==> flow/design.v <==
`timescale 1ns / 1ps
module PC(
    input clk,                  
    input rst,                  
    input load,                 
    input [15:0] data,          
    output reg [15:0] count     
);
    always @(posedge clk or posedge rst) begin
        if (rst) begin
            count <= 16'b0;     
        end else if (load) begin
            count <= data;      
        end else begin
            count <= count + 1;  
        end
    end
endmodule
module ControlUnit (
    input [3:0] opcode,       
    output reg mem_read,      
    output reg mem_write,     
    output reg reg_write,     
    output reg [3:0] alu_op,  
    output reg pc_write,      
    output reg branch_eq,     
    output reg branch_ne,     
    output reg imm_load       
);
    always @(*) begin
        mem_read = 0;
        mem_write = 0;
        reg_write = 0;
        alu_op = 4'b0000;
        pc_write = 0;
        branch_eq = 0;
        branch_ne = 0;
        imm_load = 0;
        case (opcode)
            4'b0000: begin  
                alu_op = 4'b0000;  
                reg_write = 1;
            end
            4'b0001: begin  
                alu_op = 4'b0001;  
                reg_write = 1;
            end
            4'b0010: begin  
                alu_op = 4'b0010;  
                reg_write = 1;
            end
            4'b0011: begin  
                alu_op = 4'b0011;  
                reg_write = 1;
            end
            4'b0100: begin  
                alu_op = 4'b0100;  
                reg_write = 1;
            end
            4'b0101: begin  
                alu_op = 4'b0101;  
                reg_write = 1;
            end
            4'b0110: begin  
                alu_op = 4'b0110;  
                reg_write = 1;
            end
            4'b0111: begin  
                alu_op = 4'b0111;  
                reg_write = 1;
            end
            4'b1000: begin  
                alu_op = 4'b1000;  
                mem_read = 1;
                reg_write = 1;
            end
            4'b1001: begin  
                alu_op = 4'b1001;  
                mem_write = 1;
            end
            4'b1010: begin  
                alu_op = 4'b1010;  
                reg_write = 1;
            end
            4'b1011: begin  
                imm_load = 1;
                reg_write = 1;
            end
            4'b1100: begin  
                alu_op = 4'b1100;  
                pc_write = 1;
            end
            4'b1101: begin  
                alu_op = 4'b1101;  
                branch_eq = 1;
            end
            4'b1110: begin  
                alu_op = 4'b1110;  
                branch_ne = 1;
            end
            4'b1111: begin  
            end
            default: begin
                alu_op = 4'b0000;
            end
        endcase
        if (mem_write) begin
            pc_write = 0;  
        end
        if (mem_read) begin
            pc_write = 0;  
        end
    end
endmodule
`timescale 1ns / 1ps
module RegisterFile(
    input clk,                      
    input rst,                      
    input [3:0] read_addr1,         
    input [3:0] read_addr2,         
    input [3:0] write_addr,         
    input [15:0] write_data,        
    input write_enable,             
    output reg [15:0] read_data1,   
    output reg [15:0] read_data2    
);
    reg [15:0] registers [0:15];
    always @(*) begin
        read_data1 = registers[read_addr1];
        read_data2 = registers[read_addr2];
    end
    always @(posedge clk or posedge rst) begin
        if (rst) begin
         integer i;
            for (i = 0; i < 16; i = i + 1) begin
                registers[i] <= 16'b0;
            end
        end else if (write_enable) begin
            registers[write_addr] <= write_data;
        end
    end
endmodule
`timescale 1ns / 1ps
module alu(
    input clk,                
    input rst,                
    input load,               
    input en,                 
    input wr_en,              
    input [3:0] OPsel,        
    input [15:0] A,           
    input [15:0] B,           
    output reg [15:0] result,  
    output reg Z,             
    output reg N,             
    output reg C,             
    output reg V,             
    output [15:0] pc_out,     
    output [15:0] mem_data,   
    output        mem_en,      
    output        mem_wr_en,   
    output [15:0] mem_addr,    
    output [15:0] mem_wr_data, 
    input  [15:0] mem_rd_data  
);
    reg pc_load;  
    PC pc_inst(
        .clk(clk),
        .rst(rst),
        .load(pc_load),
        .data(B),        
        .count(pc_out)   
    );
    reg [15:0] wr_data;  
    assign mem_en      = en;
    assign mem_wr_en   = wr_en;
    assign mem_addr    = B;        
    assign mem_wr_data = wr_data;
    assign mem_data    = mem_rd_data;  
    always @(*) begin
        result = 16'b0;
        wr_data = A;
        pc_load = 0;
        Z = 0;
        N = 0;
        C = 0;
        V = 0;
        case (OPsel)
            4'b0000: begin  
                {C, result} = A + B;                 
                V = (~A[15] & ~B[15] & result[15]) | (A[15] & B[15] & ~result[15]);  
            end
            4'b0001: begin  
                {C, result} = A - B;                 
                V = (A[15] & ~B[15] & ~result[15]) | (~A[15] & B[15] & result[15]);  
            end
            4'b0010: result = A * B;                 
            4'b0011: result = (B != 0) ? A / B : 16'b0;  
            4'b0100: result = A & B;                 
            4'b0101: result = A | B;                 
            4'b0110: result = A ^ B;                 
            4'b0111: result = ~A;                    
            4'b1000: result = mem_data;              
            4'b1001: wr_data = A;                    
            4'b1100: begin                           
                pc_load = 1;                         
            end
            4'b1101: begin                           
                if (!Z)
                    pc_load = 1;                     
            end
            4'b1110: begin                           
                if (Z)
                    pc_load = 1;                     
            end
            4'b1111: ;                               
            default: result = 16'b0;                 
        endcase
        Z = (result == 16'b0) ? 1'b1 : 1'b0;   
        N = result[15];                        
    end
endmodule
`timescale 1ns / 1ps
module Datapath(
    input clk,
    input rst,
    input [15:0] gpio_in,
    output [15:0] gpio_out,
    output [15:0] imem_addr,
    input  [15:0] imem_rdata,
    output        dmem_en,
    output        dmem_we,
    output [15:0] dmem_addr,
    output [15:0] dmem_wdata,
    input  [15:0] dmem_rdata
);
    wire [15:0] instruction;
    wire [3:0] opcode;
    wire [3:0] rs1, rs2, rd;
    wire [15:0] imm;
    wire [15:0] A, B;
    wire [15:0] alu_result;
    wire [15:0] mem_data;
    wire [15:0] pc_out;
    wire mem_read, mem_write, reg_write, pc_write, branch_eq, branch_ne, imm_load;
    wire [3:0] alu_op;
    PC pc_inst (
        .clk(clk),
        .rst(rst),
        .load(pc_write),
        .data(alu_result),    
        .count(pc_out)
    );
    assign imem_addr = pc_out;
    assign instruction = imem_rdata;
    assign opcode = instruction[15:12];
    assign rs1 = instruction[11:8];
    assign rs2 = instruction[7:4];
    assign rd = instruction[3:0];
    assign imm = instruction[7:0];  
    ControlUnit cu (
        .opcode(opcode),
        .mem_read(mem_read),
        .mem_write(mem_write),
        .reg_write(reg_write),
        .alu_op(alu_op),
        .pc_write(pc_write),
        .branch_eq(branch_eq),
        .branch_ne(branch_ne),
        .imm_load(imm_load)
    );
    RegisterFile rf (
        .clk(clk),
        .rst(rst),
        .read_addr1(rs1),
        .read_addr2(rs2),
        .write_addr(rd),
        .write_data(alu_result),    
        .write_enable(reg_write),
        .read_data1(A),
        .read_data2(B)
    );
    alu alu_inst (
        .clk(clk),
        .rst(rst),
        .load(pc_write),
        .en(mem_read | mem_write),
        .wr_en(mem_write),
        .OPsel(alu_op),
        .A(A),
        .B(B),
        .result(alu_result),
        .Z(),
        .N(),
        .C(),
        .V(),
        .pc_out(),      
        .mem_data(mem_data),
        .mem_en(dmem_en),
        .mem_wr_en(dmem_we),
        .mem_addr(dmem_addr),
        .mem_wr_data(dmem_wdata),
        .mem_rd_data(dmem_rdata)
    );
    assign gpio_out = A;   
endmodule
Appendix: tool output

## Step by step through the tools: Datapath

Each step is given for the RTL above and for the edited RTL.
Lines under "before" count in the file above, lines under "after" in the edited file.
"change": "after" minus "before" as printed here.
Operators: Yosys type, input widths -> output width; for muxes data width and select width s.
Library cell names are shortened.
The mark n/a stands for no value.

- Design top: Datapath
- Clock port: clk
- Library: sky130hd
- Corner: tt_025C_1v80

## Edit of the RTL

The edit as a unified diff against the file above.
The edited RTL no longer does the same as the RTL above: the edit was made by script, with no optimisation intended.

```diff
@@ -195,5 +195,5 @@
                 V = (A[15] & ~B[15] & ~result[15]) | (~A[15] & B[15] & result[15]);  
             end
-            4'b0010: result = A * B;                 
+            4'b0010: result = A + B;                 
             4'b0011: result = (B != 0) ? A / B : 16'b0;  
             4'b0100: result = A & B;                 
```

## After elaboration

Counts by Yosys on the flattened word-level netlist (proc, flatten, opt, wreduce). Print and check cells are left out.
Yosys's memory passes give these memory sizes; they may raise the number of words (mostly to a power of two), join words into wider ones and drop unused or constant bits.

Cells by class:

| element | before | after | change |
|---|---|---|---|
| add/sub/neg operators | 3 | 4 | +1 |
| bitwise gates (word level) | 5 | 5 | 0 |
| mux-type cells | 7 | 7 | 0 |
| reductions and logical operators | 21 | 21 | 0 |
| div/mod/pow operators | 1 | 1 | 0 |
| $mul | 1 | 0 | -1 |
| equality and inequality tests | 53 | 53 | 0 |

Operator list:

| kind | before | after | change |
|---|---|---|---|
| $add 16x16->16 | 1 | 2 | +1 |
| $mul 16x16->16 | 1 | 0 | -1 |
| $eq 4x4->1 const B | 25 | 25 | 0 |
| $eq 4x3->1 const B | 16 | 16 | 0 |
| $reduce_and 2->1 | 16 | 16 | 0 |
| $eq 4x2->1 const B | 8 | 8 | 0 |
| $eq 4x1->1 const B | 4 | 4 | 0 |
| $logic_not 4->1 | 4 | 4 | 0 |
| $mux 1 | 2 | 2 | 0 |
| $mux 16 | 2 | 2 | 0 |
| $pmux 16 s16 | 2 | 2 | 0 |
| $add 16x1->16 const B | 1 | 1 | 0 |
| $and 16x16->16 | 1 | 1 | 0 |
| $div 16x16->16 | 1 | 1 | 0 |
| $not 16->16 | 1 | 1 | 0 |
| $or 1x1->1 | 1 | 1 | 0 |
| $or 16x16->16 | 1 | 1 | 0 |
| $pmux 16 s9 | 1 | 1 | 0 |
| $reduce_bool 16->1 | 1 | 1 | 0 |
| $sub 16x16->16 | 1 | 1 | 0 |
| $xor 16x16->16 | 1 | 1 | 0 |

Bit counts:

| element | before | after | change |
|---|---|---|---|
| word-level cells | 109 | 109 | 0 |
| flip-flop bits (word level) | 272 | 272 | 0 |
| memories kept | 1 | 1 | 0 |
| memory bits (read-only) | 176 | 176 | 0 |
| bits of input ports | 50 | 50 | 0 |

Memories:

| element | before | after |
|---|---|---|
| words x width with read and write ports | 16x11 r1 w0 | 16x11 r1 w0 |

## Logic depth

Longest topological path by Yosys (ltp), each cell counted once; first at word level (registers and memories cut), then after technology mapping (sequential cells cut; the memories' decode and read muxes count).

Logic depth:

| element | before | after | change |
|---|---|---|---|
| word-level depth | 6 | 6 | 0 |
| ABC_AREA | 0 | 0 | n/a |
| gate-level depth with buffers | 166 | 172 | +6 |

## Netlist

The flow's flattened synthesis, as Yosys stat reports it; memories are mapped. The netlist is that of the ABC_AREA named above (0 if unset); the other value can give another one.

Cells by type:

| type | before | after | change |
|---|---|---|---|
| inv_1 | 199 | 85 | -114 |
| nand2_1 | 400 | 299 | -101 |
| o21ai_0 | 309 | 226 | -83 |
| fa_1 | 81 | 1 | -80 |
| ha_1 | 236 | 182 | -54 |
| nor2_1 | 296 | 243 | -53 |
| nand3b_1 | 52 | 19 | -33 |
| mux2i_1 | 62 | 91 | +29 |
| o21ai_1 | 13 | 41 | +28 |
| xnor2_1 | 75 | 48 | -27 |
| a22oi_1 | 40 | 66 | +26 |
| o22ai_1 | 22 | 48 | +26 |
| a21oi_1 | 224 | 237 | +13 |
| a22o_1 | 20 | 33 | +13 |
| nor4_1 | 4 | 17 | +13 |
| buf_4 | 34 | 22 | -12 |
| mux2_2 | 51 | 41 | -10 |
| or3_1 | 25 | 35 | +10 |

The list need not be complete.

Synthesis totals:

| element | before | after | change |
|---|---|---|---|
| sequential area (um^2) | 6,806.5 | 6,806.5 | 0.0 |
| flip-flop cells | 272 | 272 | 0 |
| buffer cells | 230 | 210 | -20 |
| cells in the netlist | 3,449 | 2,943 | -506 |
| synthesis area (um^2) | 28,294.6 | 24,016.8 | -4,277.8 |

By module: a second synthesis without flattening, with its own total; a netlist apart from the flattened one above.

Unflattened totals:

| element | before | after | change |
|---|---|---|---|
| cell total of the unflattened synthesis | 3,343 | 2,911 | -432 |
| area (unflattened synthesis) (um^2) | 29,793.6 | 26,048.7 | -3,744.9 |

Each row is one instance without its submodules.

Modules, before:

| module | cells | area (um^2) | times used |
|---|---|---|---|
| RegisterFile | 1,245 | 14,093.5 | 1 |
| alu | 1,899 | 13,849.5 | 1 |
| PC | 91 | 874.6 | 2 |
| ControlUnit | 16 | 95.1 | 1 |
| Datapath | 1 | 6.3 | 1 |

Modules, after:

| module | cells | area (um^2) | times used |
|---|---|---|---|
| RegisterFile | 1,245 | 14,093.5 | 1 |
| alu | 1,467 | 10,104.7 | 1 |
| PC | 91 | 874.6 | 2 |
| ControlUnit | 16 | 95.1 | 1 |
| Datapath | 1 | 6.3 | 1 |

## Worst setup path after synthesis

Source: OpenSTA report_checks on the synthesized netlist (no wires, ideal clock, input and output delay 20% of the period each), path of least setup slack; recovery checks are left aside. Register names are those of the netlist, which keeps one name where synthesis merged equal registers.

Path post-synthesis:

| element | before | after | change |
|---|---|---|---|
| kind | input-to-reg | input-to-reg | n/a |
| from | input port imem_rdata[8] | input port imem_rdata[8] | n/a |
| to | register rf.registers[11][0] | register rf.registers[1][0] | n/a |
| arrival (ns) | 39.749 | 40.331 | +0.582 |
| stages | 156 | 161 | +5 |
| slack (ns) | 5.117 | 4.534 | -0.583 |
| library setup time (ns) | 0.135 | 0.135 | 0.000 |
| delay of the path (ns) | 30.884 | 31.466 | +0.582 |
| time at the first pin (ns) | 9.000 | 9.000 | 0.000 |
| required time (ns) | 44.865 | 44.865 | 0.000 |
| period (ns) | 45.0 | 45.0 | 0.0 |
| synthesis period reached (ns) | 39.883 | 40.466 | +0.583 |

"delay of the path" = arrival - input delay + setup time.
"stages" counts driving pins, that of a launching flip-flop among them; a cell with two outputs on the path counts twice.
"synthesis period reached" = period - worst setup slack (recovery checks aside). The figure is calculated, with input and output delays left at 20% of the set period.
Between the ends stands the longest chain of elaborated cells between them, by number of cells; it is not shown to be the way that was timed. Of several equally long chains one is given.
Each line given opens the expression or statement behind the cell; cells for indexed reads and writes are added by Yosys, which also makes memories of some case tables.

On the way, post-synthesis, before:
- Path through: buf_2 -> buf_2 -> buf_4 -> buf_2 -> buf_2 -> buf_2 -> buf_2 -> a211oi_1 -> or3_1 -> o31ai_1 -> o32a_1 -> clkbuf_1 -> ha_1 -> inv_1 -> a21oi_1 -> ha_1 -> o21a_1 -> o21ai_1 -> [120 not listed] -> and3_1 -> clkbuf_1 -> nand2_1 -> o21ai_0 -> ha_1 -> a21boi_0 -> o21a_1 -> o21a_1 -> o21a_1 -> o21ai_0 -> nand2b_1 -> a211oi_1 -> o21ai_0 -> a21oi_1 -> o21ai_0 -> a221oi_1 -> clkbuf_1 -> o21ai_0
- Length of the longest elaborated chain: 5
- Elaborated cells on any way between the ends: 27
- Source lines of those cells: 10

RTL lines, path post-synthesis, before:

| element | line | RTL |
|---|---|---|
| start, declared | 230 | `input  [15:0] imem_rdata,` |
| $eq 4x4->1 | 129 | `read_data1 = registers[read_addr1];` |
| $pmux 16 s16 | 129 |  |
| $div 16x16->16 | 198 | `4'b0011: result = (B != 0) ? A / B : 16'b0;` |
| $mux 16 | 198 |  |
| $pmux 16 s9 | 188 | `case (OPsel)` |
| end, assigned | 136 | `registers[i] <= 16'b0;` |
| end, assigned | 139 | `registers[write_addr] <= write_data;` |
| end, declared | 127 | `reg [15:0] registers [0:15];` |

On the way, post-synthesis, after:
- Path through: buf_2 -> buf_2 -> buf_1 -> buf_2 -> o221ai_1 -> a311oi_1 -> a31oi_1 -> o22ai_1 -> inv_1 -> ha_1 -> o21bai_1 -> nor2_1 -> mux2i_1 -> ha_1 -> o21ai_0 -> nand2b_1 -> nand2_1 -> o31a_1 -> [125 not listed] -> a21o_1 -> clkbuf_1 -> buf_1 -> o21ai_0 -> ha_1 -> a21o_1 -> a21o_1 -> a21o_1 -> a21oi_1 -> nor2b_1 -> o21ai_0 -> a21oi_1 -> a2111oi_0 -> o21bai_1 -> a41o_1 -> a21oi_1 -> clkbuf_1 -> o21ai_0
- Length of the longest elaborated chain: 5
- Elaborated cells on any way between the ends: 27
- Source lines of those cells: 10

RTL lines, path post-synthesis, after:

| element | line | RTL |
|---|---|---|
| start, declared | 230 | `input  [15:0] imem_rdata,` |
| $eq 4x4->1 | 129 | `read_data1 = registers[read_addr1];` |
| $pmux 16 s16 | 129 |  |
| $div 16x16->16 | 198 | `4'b0011: result = (B != 0) ? A / B : 16'b0;` |
| $mux 16 | 198 |  |
| $pmux 16 s9 | 188 | `case (OPsel)` |
| end, assigned | 136 | `registers[i] <= 16'b0;` |
| end, assigned | 139 | `registers[write_addr] <= write_data;` |
| end, declared | 127 | `reg [15:0] registers [0:15];` |

## Worst path after layout

From the final timing report of each run of set A: the path of least setup slack in the routed layout; clock arrival at registers is part of the times.

Path post-layout:

| element | before | after | change |
|---|---|---|---|
| kind | input-to-reg | input-to-reg | n/a |
| from | input port imem_rdata[4] | input port imem_rdata[4] | n/a |
| to | register rf.registers[12][0] | register rf.registers[7][0] | n/a |
| library setup time (ns) | 0.15 | 0.15 | 0.00 |
| period (ns) | 43.6 | 43.6 | 0.0 |
| slack (ns) | 2.32 | 2.52 | +0.20 |
| required time (ns) | 44.00 | 44.02 | +0.02 |
| stages | 148 | 156 | +8 |
| arrival (ns) | 41.68 | 41.50 | -0.18 |
| time at the first pin (ns) | 8.72 | 8.72 | 0.00 |

Between the ends stands the longest chain of elaborated cells between them, by number of cells; it is not shown to be the way that was timed. Of several equally long chains one is given.

On the way, post-layout, before:
- Path through: buf_6 -> nor2b_1 -> a22oi_1 -> o221ai_1 -> o32ai_4 -> inv_2 -> nor4_2 -> buf_4 -> nand2_1 -> nor3_1 -> a21oi_1 -> a21oi_1 -> ha_1 -> o21a_1 -> o21ai_2 -> or3_4 -> a31oi_1 -> and3_2 -> [112 not listed] -> o211ai_1 -> and3_1 -> nand2_1 -> o21ai_0 -> ha_1 -> a21boi_0 -> o21a_1 -> o21a_1 -> o21a_1 -> o21ai_0 -> nand2b_1 -> a211oi_1 -> o21ai_0 -> a21oi_1 -> o21ai_0 -> a221oi_1 -> buf_4 -> o21ai_0
- Length of the longest elaborated chain: 5
- Elaborated cells on any way between the ends: 27
- Source lines of those cells: 9

RTL lines, path post-layout, before:

| element | line | RTL |
|---|---|---|
| start, declared | 230 | `input  [15:0] imem_rdata,` |
| $eq 4x4->1 | 130 | `read_data2 = registers[read_addr2];` |
| $pmux 16 s16 | 130 |  |
| $div 16x16->16 | 198 | `4'b0011: result = (B != 0) ? A / B : 16'b0;` |
| $mux 16 | 198 |  |
| $pmux 16 s9 | 188 | `case (OPsel)` |
| end, assigned | 136 | `registers[i] <= 16'b0;` |
| end, assigned | 139 | `registers[write_addr] <= write_data;` |
| end, declared | 127 | `reg [15:0] registers [0:15];` |

On the way, post-layout, after:
- Path through: clkbuf_4 -> nor2b_2 -> a22o_1 -> a2111oi_0 -> a21o_1 -> o21a_1 -> nand4_1 -> buf_4 -> nor2_1 -> nand2_1 -> nor2_1 -> mux2i_1 -> ha_1 -> o21ai_0 -> nand2b_1 -> nand2_1 -> o31a_1 -> or2_2 -> [120 not listed] -> o21ai_0 -> a21o_2 -> nand2_1 -> o21ai_0 -> ha_1 -> a21o_1 -> a21o_1 -> a21o_1 -> a21oi_1 -> nor2b_1 -> o21ai_0 -> a21oi_1 -> a2111oi_0 -> o21bai_1 -> a41o_1 -> a21oi_1 -> buf_4 -> o21ai_0
- Length of the longest elaborated chain: 5
- Elaborated cells on any way between the ends: 27
- Source lines of those cells: 9

RTL lines, path post-layout, after:

| element | line | RTL |
|---|---|---|
| start, declared | 230 | `input  [15:0] imem_rdata,` |
| $eq 4x4->1 | 130 | `read_data2 = registers[read_addr2];` |
| $pmux 16 s16 | 130 |  |
| $div 16x16->16 | 198 | `4'b0011: result = (B != 0) ? A / B : 16'b0;` |
| $mux 16 | 198 |  |
| $pmux 16 s9 | 188 | `case (OPsel)` |
| end, assigned | 136 | `registers[i] <= 16'b0;` |
| end, assigned | 139 | `registers[write_addr] <= write_data;` |
| end, declared | 127 | `reg [15:0] registers [0:15];` |

## Measured runs

Both versions went through the flow (Yosys, OpenROAD) with the same settings in each pair. Constraints: input delay and output delay 20% of the set period each, output load 0.01 pF.

Flow settings, set A:
- period_ns: 43.6
- CAP_MARGIN: 20
- CORE_MARGIN: 2
- CORE_UTILIZATION: 40
- SLEW_MARGIN: 20

Results, set A:

| element | before | after | change |
|---|---|---|---|
| period reached (ns) | 41.284 | 41.077 | -0.207 |
| utilization after routing | 0.451 | 0.457 | +0.006 |
| standard-cell area after layout (um^2) | 31,551.5 | 27,083.5 | -4,468.0 |
| setup slack of the worst path (ns) | 2.317 | 2.523 | +0.206 |
| chip area in the Yosys report (um^2) | 28,294.6 | 24,016.8 | -4,277.8 |
| area of the die (um^2) | 72,881.1 | 62,018.4 | -10,862.7 |

Flow settings, set B:
- CELL_PAD_IN_SITES_DETAIL_PLACEMENT: 1
- CORE_UTILIZATION: 48
- PLACE_DENSITY_LB_ADDON: 0.15
- period_ns: 39.1
- CAP_MARGIN: 20
- CORE_MARGIN: 2
- SLEW_MARGIN: 20

Results, set B:

| element | before | after | change |
|---|---|---|---|
| period reached (ns) | 37.879 | 38.591 | +0.712 |
| utilization after routing | 0.575 | 0.586 | +0.011 |
| standard-cell area after layout (um^2) | 33,370.8 | 28,807.6 | -4,563.2 |
| setup slack of the worst path (ns) | 1.221 | 0.509 | -0.712 |
| chip area in the Yosys report (um^2) | 28,294.6 | 24,016.8 | -4,277.8 |
| area of the die (um^2) | 60,905.3 | 51,840.5 | -9,064.8 |

"period reached": clock period set for the run, less the worst setup slack. It is reckoned from that one timing run; input and output delays stay at 20% of the period that was set.
